==> flow/design.v <==
module alu #(
    parameter INST_W = 4,
    parameter INT_W  = 6,
    parameter FRAC_W = 10,
    parameter DATA_W = INT_W + FRAC_W
)(
    input                      i_clk,
    input                      i_rst_n,
    input                      i_in_valid,
    output                     o_busy,
    input         [INST_W-1:0] i_inst,
    input  signed [DATA_W-1:0] i_data_a,
    input  signed [DATA_W-1:0] i_data_b,
    output                     o_out_valid,
    output        [DATA_W-1:0] o_data
);
localparam IDLE = 3'b000;
localparam INPUT = 3'b001;
localparam COMPUTE = 3'b010;
localparam TEMP = 3'b011; 
localparam OUTPUT = 3'b100;
reg o_busy_in ;
reg out_valid_in;
reg signed [DATA_W-1:0] i_A, i_B, nxt_i_A, nxt_i_B;
reg [INST_W-1:0] inst, nxt_inst;
reg signed [DATA_W-1:0] out1, nxt_out1;
reg [2:0] state, nxt_state;
reg       busy, nxt_busy;
reg       valid, nxt_valid;
reg signed [DATA_W:0] add, sub;
reg signed [2*DATA_W-1 :0] mul, nxt_mul;
reg signed [22:0] mul_part, sat_mul;
reg signed [22:0] round_mul;
reg signed  [2*DATA_W - 1:0] left, part_left;
reg [DATA_W - 1:0] revermatch; 
reg signed [DATA_W+3:0] data_acc [0:DATA_W-1], nxt_data_acc [0:DATA_W-1];
reg signed [20:0] temp_data_acc;
wire [3:0] index ;
reg flag ;
reg signed [15:0] mul_temp;
reg signed [45:0] soft_mul;
reg signed [15:0] soft_test;
reg signed [15:0] soft_neg; 
reg [15:0] val16;
reg [7:0] val8;
reg [3:0] val4;
reg [4:0] result;
assign o_data = out1;
assign index  = i_A[3:0];  
assign o_busy = o_busy_in;
assign o_out_valid = out_valid_in;
always @(*) begin
    if (state == COMPUTE) begin
        flag = 1'b1;
    end
    else flag = 1'b0;
end
always @(*) begin
    case (state)
        IDLE:begin
            nxt_state = INPUT;
        end 
        INPUT:begin
            if (i_in_valid) begin
                nxt_state = COMPUTE;
            end
            else nxt_state = state;
        end
        COMPUTE:begin
            nxt_state = TEMP;
        end
        TEMP:begin
            nxt_state = OUTPUT;
        end
        OUTPUT:begin
            nxt_state = IDLE;
        end
        default: nxt_state = state;
    endcase
end
always @(*) begin
    case (state)
        INPUT:begin
        if (i_in_valid) begin
            nxt_i_A = i_data_a;
            nxt_i_B = i_data_b;
            nxt_inst = i_inst;
        end
        else begin
            nxt_i_A = i_A;
            nxt_i_B = i_B;
            nxt_inst = inst;
        end
        end 
        default: begin
            nxt_i_A = i_A;
            nxt_i_B = i_B;
            nxt_inst = inst;
        end
    endcase
end
always @(*) begin
    if (state == OUTPUT) begin
        out_valid_in = 1'b1;  
    end
    else out_valid_in = 1'b0;  
end
always @(*) begin
    if (state == INPUT) begin
        o_busy_in = 1'b0;
    end
    else o_busy_in = 1'b1;
end
integer i;
always @(*) begin
    for(i=0;i<DATA_W;i=i+1)begin
    nxt_data_acc[i] = data_acc[i];
    end
    add = 0; sub = 0; mul = 0; mul_part = 0; round_mul = 0; sat_mul = 0;
    temp_data_acc = 0; soft_mul = 0; soft_test = 0; soft_neg = 0;
    left = 0; part_left = 0; result = 0; val16 = 0; val8 = 0; val4 = 0;
    case (inst)
        0: begin
            add = i_A + i_B;
            nxt_out1 = (!add[DATA_W] && add[DATA_W - 1]) ? 16'b0111_1111_1111_1111 :
                      (add[DATA_W] && !add[DATA_W - 1]) ? 16'b1000_0000_0000_0000 : add[DATA_W-1:0];
        end
        1:begin
            sub = i_A - i_B;
            nxt_out1 = (!sub[DATA_W] && sub[DATA_W - 1]) ?  16'b0111_1111_1111_1111 : 
                      (sub[DATA_W] && !sub[DATA_W - 1]) ?  16'b1000_0000_0000_0000 : sub[DATA_W-1:0];
        end
        2:begin
            mul = i_A*i_B;  
            mul_part = mul[2*DATA_W-1:9]; 
            if(mul_part[0] == 1'b1)begin
                round_mul = mul_part + 1'b1;
            end
            else begin
                round_mul = mul_part ;
            end
            sat_mul = (!round_mul[22] && (round_mul[21:11]> 11'b000_0001_1111)) ? 23'b011_1111_1111_1111_1111_1111 :  
                      (round_mul[22]  && (round_mul[21:11]< 11'b111_1110_0000)) ? 23'b100_0000_0000_0000_0000_0000 : round_mul;
            if ((sat_mul == 23'b011_1111_1111_1111_1111_1111) || (sat_mul == 23'b100_0000_0000_0000_0000_0000)) begin
                nxt_out1 = sat_mul[22:7];
            end
            else nxt_out1 = sat_mul[16:1];
        end
        3:begin
            if (flag == 1'b1) begin
            temp_data_acc = data_acc[index] + i_B;
            nxt_data_acc[index] = temp_data_acc[19:0]; 
            end
            else nxt_data_acc[index] = data_acc[index];
            nxt_out1 = (!data_acc[index][DATA_W+3] && (data_acc[index][19:10]>10'b00_0001_1111))? 16'b0111_1111_1111_1111 :
                       (data_acc[index][DATA_W+3]  && (data_acc[index][19:10]<10'b11_1110_0000)) ? 16'b1000_0000_0000_0000 : data_acc[index][DATA_W-1:0];
        end
        4:begin  
            if(!i_A[DATA_W-1] &&  i_A[14:10]>=5'b00010) soft_mul = {6'b0,i_A,24'b0};  
            else if (!i_A[DATA_W-1] && i_A[15:10]>=5'b0) begin   
                    soft_mul = ((i_A<<<1'b1) + 16'b0000_1000_0000_0000)*(30'b000000_01010101010101_0101_010101);
            end
            else if (i_A[15:10] == 6'b111111) begin    
                soft_test = i_A + 16'b0000_1000_0000_0000;
                soft_mul = (soft_test)*(30'b000000_01010101010101_0101_010101);
            end
            else if (i_A[15:10] == 6'b111110) begin
                soft_neg = (i_A<<<1'b1) + 16'b0001_0100_0000_0000;
                soft_mul = soft_neg*(30'b000000_000111000111000111_000111);
            end
            else if (i_A[15:10] == 6'b111101) begin
                soft_neg = (i_A + 16'b0000_1100_0000_0000);
                soft_mul = soft_neg*(30'b000000_000111000111000111_000111);
            end
            else soft_mul = 46'b0;
            nxt_out1 = ((soft_mul != 46'b01_1111_1111_1111_1111_1111_1111_1111_1111_1111_1111_1111) || (soft_mul != 46'b10_0000_0000_0000_0000_0000_0000_0000_0000_0000_0000_0000)) && (soft_mul[23] == 1'b1)?
                      soft_mul[DATA_W+23:24] + 1'b1:
                      ((soft_mul != 46'b01_1111_1111_1111_1111_1111_1111_1111_1111_1111_1111_1111) || (soft_mul != 46'b10_0000_0000_0000_0000_0000_0000_0000_0000_0000_0000_0000)) && (soft_mul[23] == 1'b0)?
                      soft_mul[DATA_W+23:24]:soft_mul[39:24];
        end
        5:begin   
            nxt_out1 = i_A ^ i_B;
        end
        6:begin   
            nxt_out1 = i_A >>> i_B;
        end
        7:begin   
            left = {i_A,i_A};
            part_left = left << i_B;
            nxt_out1 = part_left[2*DATA_W-1:DATA_W];
        end
        8:begin   
            result[4] = (i_A[15:0] == 16'b0) ? 1 : 0;
            val16     = (result[4]) ? 16'b1111_1111_1111_1111 : i_A;
            result[3] = (val16[15:8] == 8'b0) ? 1 : 0;
            val8      = (result[3]) ? val16[7:0] : val16[15:8];
            result[2] = (val8[7:4] == 4'b0) ? 1 : 0;
            val4      = (result[2]) ? val8[3:0] : val8[7:4];
            result[1] = (val4[3:2] == 2'b0) ? 1 : 0;
            result[0] = (result[1]) ? ~val4[1] : ~val4[3];
            nxt_out1 = {11'b0,result};
        end
        9:begin   
            nxt_out1[0] = (i_A[3:0] == i_B[15:12])  ? 1'b1 : 1'b0;
            nxt_out1[1] = (i_A[4:1] == i_B[14:11])  ? 1'b1 : 1'b0;
            nxt_out1[2] = (i_A[5:2] == i_B[13:10])  ? 1'b1 : 1'b0;
            nxt_out1[3] = (i_A[6:3] == i_B[12:9])   ? 1'b1 : 1'b0;
            nxt_out1[4] = (i_A[7:4] == i_B[11:8])   ? 1'b1 : 1'b0;
            nxt_out1[5] = (i_A[8:5] == i_B[10:7])   ? 1'b1 : 1'b0;
            nxt_out1[6] = (i_A[9:6] == i_B[9:6])    ? 1'b1 : 1'b0;
            nxt_out1[7] = (i_A[10:7] == i_B[8:5])   ? 1'b1 : 1'b0;
            nxt_out1[8] = (i_A[11:8] == i_B[7:4])   ? 1'b1 : 1'b0;
            nxt_out1[9] = (i_A[12:9] == i_B[6:3])   ? 1'b1 : 1'b0;
            nxt_out1[10] = (i_A[13:10] == i_B[5:2]) ? 1'b1 : 1'b0;
            nxt_out1[11] = (i_A[14:11] == i_B[4:1]) ? 1'b1 : 1'b0;
            nxt_out1[12] = (i_A[15:12] == i_B[3:0]) ? 1'b1 : 1'b0;
            nxt_out1[15:13] = 3'b000;
            end
        default: begin 
            nxt_out1 = out1;
        end
    endcase
end
    always @(posedge i_clk or negedge i_rst_n) begin
        if (!i_rst_n) begin
            out1 <= 0;
            i_A <= 0;
            i_B <= 0;
            state <= 0;
            inst <= 0;
            for ( i=0 ;i<DATA_W ;i=i+1) begin
                data_acc[i] <= 0;
            end
        end
        else begin
            out1 <= nxt_out1;
            i_A <= nxt_i_A;
            i_B <= nxt_i_B;
            state <= nxt_state;
            inst <= nxt_inst;
            for ( i=0 ;i<DATA_W ;i=i+1) begin
                data_acc[i] <= nxt_data_acc[i];
            end
        end
    end
endmodule
--- tool output ---
# Reports on alu

Tool output for the design above before and after an edit, in the order of the flow.
Lines under "unedited" count in the file above, lines under "edited" in the edited file.
"change": "edited" minus "unedited" as printed here.
Library cell names are shortened.
A cell with -- has no value.

Top module: alu
Clock input: i_clk
Cell library: sky130hd
Corner: tt_025C_1v80

# Diff

The edit as a unified diff against the file above.
This change comes from a script, not from a designer. The edited design behaves differently; no optimisation was intended.

```diff
@@ -170,5 +170,5 @@
             end
             else if (i_A[15:10] == 6'b111101) begin
-                soft_neg = (i_A + 16'b0000_1100_0000_0000);
+                soft_neg = (i_A ^ 16'b0000_1100_0000_0000);
                 soft_mul = soft_neg*(30'b000000_000111000111000111_000111);
             end
```

# Word-level counts

Counts by Yosys on the flattened word-level netlist (proc, flatten, opt, wreduce). Print and check cells are left out. Cells with the same type and inputs are merged into one.

Word-level totals:

| element                         | unedited | edited | change |
| output and inout bits           | 18       | 18     | 0 |
| register bits after elaboration | 375      | 375    | 0 |
| cells after elaboration         | 288      | 288    | 0 |
| input port bits                 | 39       | 39     | 0 |

Cells by class:

| element                       | unedited | edited | change |
| order comparisons             | 6        | 6      | 0 |
| reduce/logical cells          | 65       | 65     | 0 |
| mux-type cells                | 111      | 111    | 0 |
| equality and inequality tests | 49       | 49     | 0 |
| bitwise gates (word level)    | 19       | 20     | +1 |
| multiply operators            | 5        | 5      | 0 |
| $add $sub $neg                | 9        | 8      | -1 |
| shifts and indexed selects    | 2        | 2      | 0 |

Operators with widths:

| operator                                                       | unedited | edited | change |
| 16-bit by 12-bit adder with 16-bit output with constant B      | 2        | 1      | -1 |
| 2-bit NOT                                                      | 0        | 1      | +1 |
| 20-bit 2-to-1 mux                                              | 51       | 51     | 0 |
| 1-bit 2-to-1 mux                                               | 21       | 21     | 0 |
| 1-bit NOT                                                      | 18       | 18     | 0 |
| 2-bit AND reduction                                            | 18       | 18     | 0 |
| 15-bit OR reduction                                            | 16       | 16     | 0 |
| 4-bit equality test                                            | 13       | 13     | 0 |
| 1-bit case mux with 10-bit select                              | 13       | 13     | 0 |
| 1-bit logical AND                                              | 11       | 11     | 0 |
| 4-bit equality test with constant B                            | 10       | 10     | 0 |
| 16-bit 2-to-1 mux                                              | 9        | 9      | 0 |
| 4-bit by 3-bit equality test with 1-bit output with constant B | 8        | 8      | 0 |
| 1-bit logical NOT                                              | 7        | 7      | 0 |
| 46-bit 2-to-1 mux                                              | 5        | 5      | 0 |
| 4-bit by 2-bit equality test with 1-bit output with constant B | 4        | 4      | 0 |
| 23-bit 2-to-1 mux                                              | 4        | 4      | 0 |
| 6-bit equality test with constant B                            | 3        | 3      | 0 |
| 4-bit logical NOT                                              | 3        | 3      | 0 |
| 3-bit by 2-bit equality test with 1-bit output with constant B | 2        | 2      | 0 |
| 4-bit by 1-bit equality test with 1-bit output with constant B | 2        | 2      | 0 |
| 1-bit logical OR                                               | 2        | 2      | 0 |
| 16-bit by 21-bit multiplier with 37-bit output with constant B | 2        | 2      | 0 |
| 16-bit by 1-bit adder with 16-bit output with constant B       | 1        | 1      | 0 |
| 16-bit by 13-bit adder with 16-bit output with constant B      | 1        | 1      | 0 |
| 16-bit by 16-bit adder with 17-bit output                      | 1        | 1      | 0 |
| 17-bit by 12-bit adder with 18-bit output with constant B      | 1        | 1      | 0 |
| 20-bit by 16-bit adder with 20-bit output                      | 1        | 1      | 0 |

The list need not be complete.

# Longest topological paths

Yosys ltp: most cells in a row. Word level: on the elaborated netlist, between registers, memories and ports. Mapped: between sequential cells and ports; inverters and the memories' decode and read muxes count.

Depth:

| element                      | unedited | edited | change |
| word-level depth             | 13       | 13     | 0 |
| ABC_AREA                     | 0        | 0      | -- |
| mapped depth                 | 35       | 34     | -1 |
| mapped depth without buffers | 31       | 32     | +1 |

# After synthesis

The flow's flattened synthesis, as Yosys stat reports it; memories are mapped. The netlist is that of the ABC_AREA named above (0 if unset); the other value can give another one.

Cells by type:

| cell type | unedited | edited | change |
| nor2_1    | 350      | 386    | +36 |
| nand2_1   | 557      | 538    | -19 |
| o22a_1    | 20       | 2      | -18 |
| a21oi_1   | 248      | 265    | +17 |
| or3_1     | 37       | 21     | -16 |
| clkbuf_1  | 217      | 204    | -13 |
| inv_1     | 756      | 768    | +12 |
| nor3_1    | 75       | 64     | -11 |
| o211ai_1  | 45       | 34     | -11 |
| a22oi_1   | 88       | 78     | -10 |
| and2_1    | 39       | 30     | -9 |
| a211o_1   | 6        | 15     | +9 |
| a41oi_1   | 4        | 13     | +9 |
| o21ai_0   | 453      | 446    | -7 |
| o21a_1    | 28       | 21     | -7 |
| o31ai_1   | 18       | 11     | -7 |
| nand4_1   | 55       | 49     | -6 |
| o22ai_1   | 27       | 21     | -6 |

The list need not be complete.

Synthesis totals:

| element                          | unedited | edited  | change |
| mapped area (sq um)              | 47888.4  | 47703.3 | -185.1 |
| area of sequential cells (sq um) | 9435.3   | 9435.3  | 0.0 |
| flip-flops                       | 377      | 377     | 0 |
| cell count                       | 5388     | 5360    | -28 |
| buffers                          | 252      | 245     | -7 |

# Worst setup path after synthesis

OpenSTA on the mapped netlist: ideal clock, no wires. The path of least setup slack (recovery checks aside). Input and output delay are each 20% of the period. Register names are those of the netlist, which keeps one name where synthesis merged equal registers.

Path post-synthesis:

| element                             | unedited         | edited            | change |
| path kind                           | reg2reg          | reg2reg           | -- |
| start                               | register i_A[15] | register i_A[15]  | -- |
| end                                 | register out1[2] | register out1[14] | -- |
| path slack (ns)                     | 1.448            | 1.785             | +0.337 |
| path buffers                        | 5                | 5                 | 0 |
| driving pins on the path            | 30               | 33                | +3 |
| arrival (ns)                        | 8.421            | 8.087             | -0.334 |
| period (ns)                         | 10.0             | 10.0              | 0.0 |
| time at the first pin (ns)          | 0.000            | 0.000             | 0.000 |
| path delay (ns)                     | 8.553            | 8.215             | -0.338 |
| setup time (ns)                     | 0.132            | 0.128             | -0.004 |
| required time (ns)                  | 9.868            | 9.872             | +0.004 |
| period reached after synthesis (ns) | 8.552            | 8.215             | -0.337 |

"path delay" is the arrival time less input delay plus setup time.
"driving pins on the path" counts driving pins, that of a launching flip-flop among them; a cell with two outputs on the path counts twice.
"period reached after synthesis" is the clock period less the worst setup slack; recovery checks do not enter. This is arithmetic on one report: input and output delays are still those of the set period (20% each).
The rows between start and end are the longest chain of elaborated cells between them; the timing report does not say that the signal goes this way. Where chains are equally long, one stands for them.
A line is the first line of the expression or statement that the cell stems from. Yosys adds cells for indexed reads and writes and turns some case tables into memories.

Between the ends, post-synthesis, unedited:
Path through: dfrtp_1 -> clkbuf_1 -> clkbuf_1 -> buf_1 -> buf_1 -> nand2_1 -> fa_1 -> fa_1 -> inv_1 -> fa_1 -> fa_1 -> fa_1 -> inv_1 -> fa_1 -> inv_1 -> ha_1 -> clkbuf_1 -> nand3_1 -> nand2b_1 -> a21oi_1 -> or4b_1 -> o211ai_1 -> nor4_1 -> nand4_1 -> o21a_1 -> or4_4 -> a32oi_2 -> nor2b_4 -> a221oi_2 -> o31ai_1
Cells in the longest elaborated chain: 13
Elaborated cells on any way between the ends: 65
Classes of those cells: add/sub: 7; mul: 4; compare: 3; eq/ne: 7; shift: 2; mux: 22; reduce/logical: 20

Ends and longest elaborated chain, post-synthesis, unedited:

| element                                        | RTL line | source |
| from (decl)                                    | 24       | `reg signed [DATA_W-1:0] i_A, i_B, nxt_i_A, nxt_i_B;` |
| from (assign)                                  | 227      | `i_A <= 0;` |
| from (assign)                                  | 237      | `i_A <= nxt_i_A;` |
| 16-bit by 12-bit adder with 16-bit output      | 172      | `soft_neg = (i_A + 16'b0000_1100_0000_0000);` |
| 16-bit by 21-bit multiplier with 37-bit output | 173      | `soft_mul = soft_neg*(30'b000000_000111000111000111_000111);` |
| 37-bit 2-to-1 mux                              | 171      | `else if (i_A[15:10] == 6'b111101) begin` |
| 46-bit 2-to-1 mux                              | 167      | `else if (i_A[15:10] == 6'b111110) begin` |
| 46-bit 2-to-1 mux                              | 163      | `else if (i_A[15:10] == 6'b111111) begin` |
| 46-bit 2-to-1 mux                              | 160      | `else if (!i_A[DATA_W-1] && i_A[15:10]>=5'b0) begin` |
| 46-bit 2-to-1 mux                              | 159      | `if(!i_A[DATA_W-1] &&  i_A[14:10]>=5'b00010) soft_mul = {6'b0,i_A,24'b0};` |
| 46-bit 2-to-1 mux                              | 122      | `case (inst)` |
| 46-bit by 45-bit != test with 1-bit output     | 176      | `nxt_out1 = ((soft_mul != 46'b01_1111_1111_1111_1111_1111_1111_1111_1111_1111_1111_1111) \|\| (soft_mul != 46'b10 ...` |
| 1-bit logical OR                               | 176      |  |
| 1-bit logical AND                              | 176      |  |
| 16-bit 2-to-1 mux                              | 176      |  |
| 1-bit case mux with 10-bit select              | 122      |  |
| to (assign)                                    | 226      | `out1 <= 0;` |
| to (assign)                                    | 236      | `out1 <= nxt_out1;` |
| to (decl)                                      | 26       | `reg signed [DATA_W-1:0] out1, nxt_out1;` |

Between the ends, post-synthesis, edited:
Path through: dfrtp_1 -> clkbuf_1 -> clkbuf_1 -> clkbuf_1 -> buf_1 -> nand2_1 -> inv_1 -> fa_1 -> inv_1 -> fa_1 -> fa_1 -> inv_1 -> fa_1 -> fa_1 -> inv_1 -> fa_1 -> inv_1 -> ha_1 -> clkbuf_1 -> a21oi_1 -> o21a_1 -> nor2b_1 -> o31ai_4 -> a31oi_2 -> xnor2_4 -> nand4b_4 -> or4_1 -> a21oi_1 -> a21oi_1 -> o21a_2 -> nand2b_4 -> a221oi_2 -> o22ai_1
Cells in the longest elaborated chain: 12
Elaborated cells on any way between the ends: 56
Classes of those cells: add/sub: 6; mul: 4; compare: 3; eq/ne: 7; shift: 2; mux: 17; reduce/logical: 17

Ends and longest elaborated chain, post-synthesis, edited:

| element                                          | RTL line | source |
| from (decl)                                      | 24       | `reg signed [DATA_W-1:0] i_A, i_B, nxt_i_A, nxt_i_B;` |
| from (assign)                                    | 227      | `i_A <= 0;` |
| from (assign)                                    | 237      | `i_A <= nxt_i_A;` |
| 16-bit by 16-bit multiplier with 32-bit output   | 134      | `mul = i_A*i_B;` |
| 23-bit by 1-bit adder with 23-bit output         | 137      | `round_mul = mul_part + 1'b1;` |
| 23-bit 2-to-1 mux                                | 136      | `if(mul_part[0] == 1'b1)begin` |
| 23-bit 2-to-1 mux                                | 122      | `case (inst)` |
| 11-bit < comparator                              | 143      | `(round_mul[22]  && (round_mul[21:11]< 11'b111_1110_0000)) ? 23'b100_0000_0000_0000_0000_0000 : round_mul;` |
| 1-bit logical AND                                | 143      |  |
| 23-bit 2-to-1 mux                                | 143      |  |
| 23-bit 2-to-1 mux                                | 142      | `sat_mul = (!round_mul[22] && (round_mul[21:11]> 11'b000_0001_1111)) ? 23'b011_1111_1111_1111_1111_1111 :` |
| 23-bit by 22-bit equality test with 1-bit output | 144      | `if ((sat_mul == 23'b011_1111_1111_1111_1111_1111) \|\| (sat_mul == 23'b100_0000_0000_0000_0000_0000)) begin` |
| 1-bit logical OR                                 | 144      |  |
| 16-bit 2-to-1 mux                                | 144      |  |
| 3-bit case mux with 9-bit select                 | 122      |  |
| to (assign)                                      | 226      | `out1 <= 0;` |
| to (assign)                                      | 236      | `out1 <= nxt_out1;` |
| to (decl)                                        | 26       | `reg signed [DATA_W-1:0] out1, nxt_out1;` |

# Path in the finished layout

Path of least setup slack in the final report of each run of set A (OpenROAD, finished layout, wires in). Where an end is a register, its clock arrival counts in the times.

Path post-layout:

| element                    | unedited         | edited            | change |
| path kind                  | reg2reg          | reg2reg           | -- |
| start                      | register i_B[14] | register i_A[10]  | -- |
| end                        | register out1[5] | register out1[15] | -- |
| path slack (ns)            | 0.71             | 0.72              | +0.01 |
| arrival (ns)               | 9.78             | 9.74              | -0.04 |
| required time (ns)         | 10.49            | 10.45             | -0.04 |
| period (ns)                | 10.0             | 10.0              | 0.0 |
| driving pins on the path   | 25               | 28                | +3 |
| path buffers               | 0                | 0                 | 0 |
| time at the first pin (ns) | 0.58             | 0.59              | +0.01 |
| setup time (ns)            | 0.08             | 0.14              | +0.06 |

The rows between start and end are the longest chain of elaborated cells between them; the timing report does not say that the signal goes this way. Where chains are equally long, one stands for them.

Between the ends, post-layout, unedited:
Path through: dfrtp_1 -> clkinv_1 -> nor2_1 -> fa_1 -> fa_1 -> fa_1 -> fa_1 -> fa_1 -> inv_1 -> fa_1 -> inv_1 -> ha_1 -> nand4_1 -> nor2_1 -> nand2b_1 -> a21oi_1 -> or4b_1 -> o211ai_1 -> nor4_1 -> nand4_1 -> o21a_1 -> o31ai_1 -> and3_1 -> o21ai_0 -> a41oi_1
Cells in the longest elaborated chain: 12
Elaborated cells on any way between the ends: 32
Source lines of those cells: 15
Classes of those cells: add/sub: 3; mul: 1; compare: 2; eq/ne: 2; shift: 2; mux: 10; reduce/logical: 12

Ends and longest elaborated chain, post-layout, unedited:

| element                                          | RTL line | source |
| from (decl)                                      | 24       | `reg signed [DATA_W-1:0] i_A, i_B, nxt_i_A, nxt_i_B;` |
| from (assign)                                    | 228      | `i_B <= 0;` |
| from (assign)                                    | 238      | `i_B <= nxt_i_B;` |
| 16-bit by 16-bit multiplier with 32-bit output   | 134      | `mul = i_A*i_B;` |
| 23-bit by 1-bit adder with 23-bit output         | 137      | `round_mul = mul_part + 1'b1;` |
| 23-bit 2-to-1 mux                                | 136      | `if(mul_part[0] == 1'b1)begin` |
| 23-bit 2-to-1 mux                                | 122      | `case (inst)` |
| 11-bit < comparator                              | 143      | `(round_mul[22]  && (round_mul[21:11]< 11'b111_1110_0000)) ? 23'b100_0000_0000_0000_0000_0000 : round_mul;` |
| 1-bit logical AND                                | 143      |  |
| 23-bit 2-to-1 mux                                | 143      |  |
| 23-bit 2-to-1 mux                                | 142      | `sat_mul = (!round_mul[22] && (round_mul[21:11]> 11'b000_0001_1111)) ? 23'b011_1111_1111_1111_1111_1111 :` |
| 23-bit by 22-bit equality test with 1-bit output | 144      | `if ((sat_mul == 23'b011_1111_1111_1111_1111_1111) \|\| (sat_mul == 23'b100_0000_0000_0000_0000_0000)) begin` |
| 1-bit logical OR                                 | 144      |  |
| 16-bit 2-to-1 mux                                | 144      |  |
| 1-bit case mux with 10-bit select                | 122      |  |
| to (assign)                                      | 226      | `out1 <= 0;` |
| to (assign)                                      | 236      | `out1 <= nxt_out1;` |
| to (decl)                                        | 26       | `reg signed [DATA_W-1:0] out1, nxt_out1;` |

Between the ends, post-layout, edited:
Path through: dfrtp_1 -> ha_1 -> a21oi_1 -> or3_1 -> xnor2_1 -> ha_1 -> fa_1 -> fa_1 -> fa_1 -> inv_1 -> fa_1 -> inv_1 -> fa_1 -> ha_1 -> a211oi_1 -> nand3_1 -> a31oi_1 -> a211oi_2 -> nor3b_1 -> o21ai_0 -> and3_1 -> a221oi_2 -> o31ai_1 -> a2111oi_2 -> nand4_1 -> nor3_2 -> xnor2_1 -> o22ai_1

Ends and longest elaborated chain, post-layout, edited:

| element       | RTL line | source |
| from (decl)   | 24       | `reg signed [DATA_W-1:0] i_A, i_B, nxt_i_A, nxt_i_B;` |
| from (assign) | 227      | `i_A <= 0;` |
| from (assign) | 237      | `i_A <= nxt_i_A;` |
| to (assign)   | 226      | `out1 <= 0;` |
| to (assign)   | 236      | `out1 <= nxt_out1;` |
| to (decl)     | 26       | `reg signed [DATA_W-1:0] out1, nxt_out1;` |

edited: Chain of elaborated cells between the ends: none given.

# Flow runs

Runs of the flow (Yosys, OpenROAD) on both versions; the two runs of a pair have the same settings. The constraints put input and output delay at 20% of the set period each and load the outputs with 0.01 pF.

Settings, set A:
period_ns: 10.0
CAP_MARGIN: 20
CORE_MARGIN: 2
CORE_UTILIZATION: 40
SLEW_MARGIN: 20

Final reports, set A:

| element                                 | unedited | edited   | change |
| utilization of the finished layout (%)  | 43.7     | 43.8     | +0.1 |
| Yosys chip area after synthesis (sq um) | 47888.4  | 47703.3  | -185.1 |
| die area (sq um)                        | 122504.0 | 122035.0 | -469.0 |
| period reached (ns)                     | 9.287    | 9.284    | -0.003 |
| worst setup slack after layout (ns)     | 0.713    | 0.716    | +0.003 |
| sum of negative setup slack (ns)        | 0.000    | 0.000    | 0.000 |

Settings, set B:
CAP_MARGIN: 0
CELL_PAD_IN_SITES_GLOBAL_PLACEMENT: 3
CORE_ASPECT_RATIO: 1.23
CORE_UTILIZATION: 35
CTS_CLUSTER_DIAMETER: 25
CTS_CLUSTER_SIZE: 86
GPL_ROUTABILITY_DRIVEN: 0
GPL_TIMING_DRIVEN: 0
period_ns: 14.4
CORE_MARGIN: 2
SLEW_MARGIN: 20

Final reports, set B:

| element                                 | unedited | edited   | change |
| utilization of the finished layout (%)  | 41.0     | 41.1     | +0.1 |
| Yosys chip area after synthesis (sq um) | 47888.4  | 47703.3  | -185.1 |
| die area (sq um)                        | 139815.0 | 139280.0 | -535.0 |
| period reached (ns)                     | 12.811   | 12.116   | -0.695 |
| worst setup slack after layout (ns)     | 1.589    | 2.284    | +0.695 |
| sum of negative setup slack (ns)        | 0.000    | 0.000    | 0.000 |

By "period reached" is meant the clock period of the run minus its worst setup slack. This is arithmetic on one report: input and output delays are still those of the set period (20% each).
--- end ---
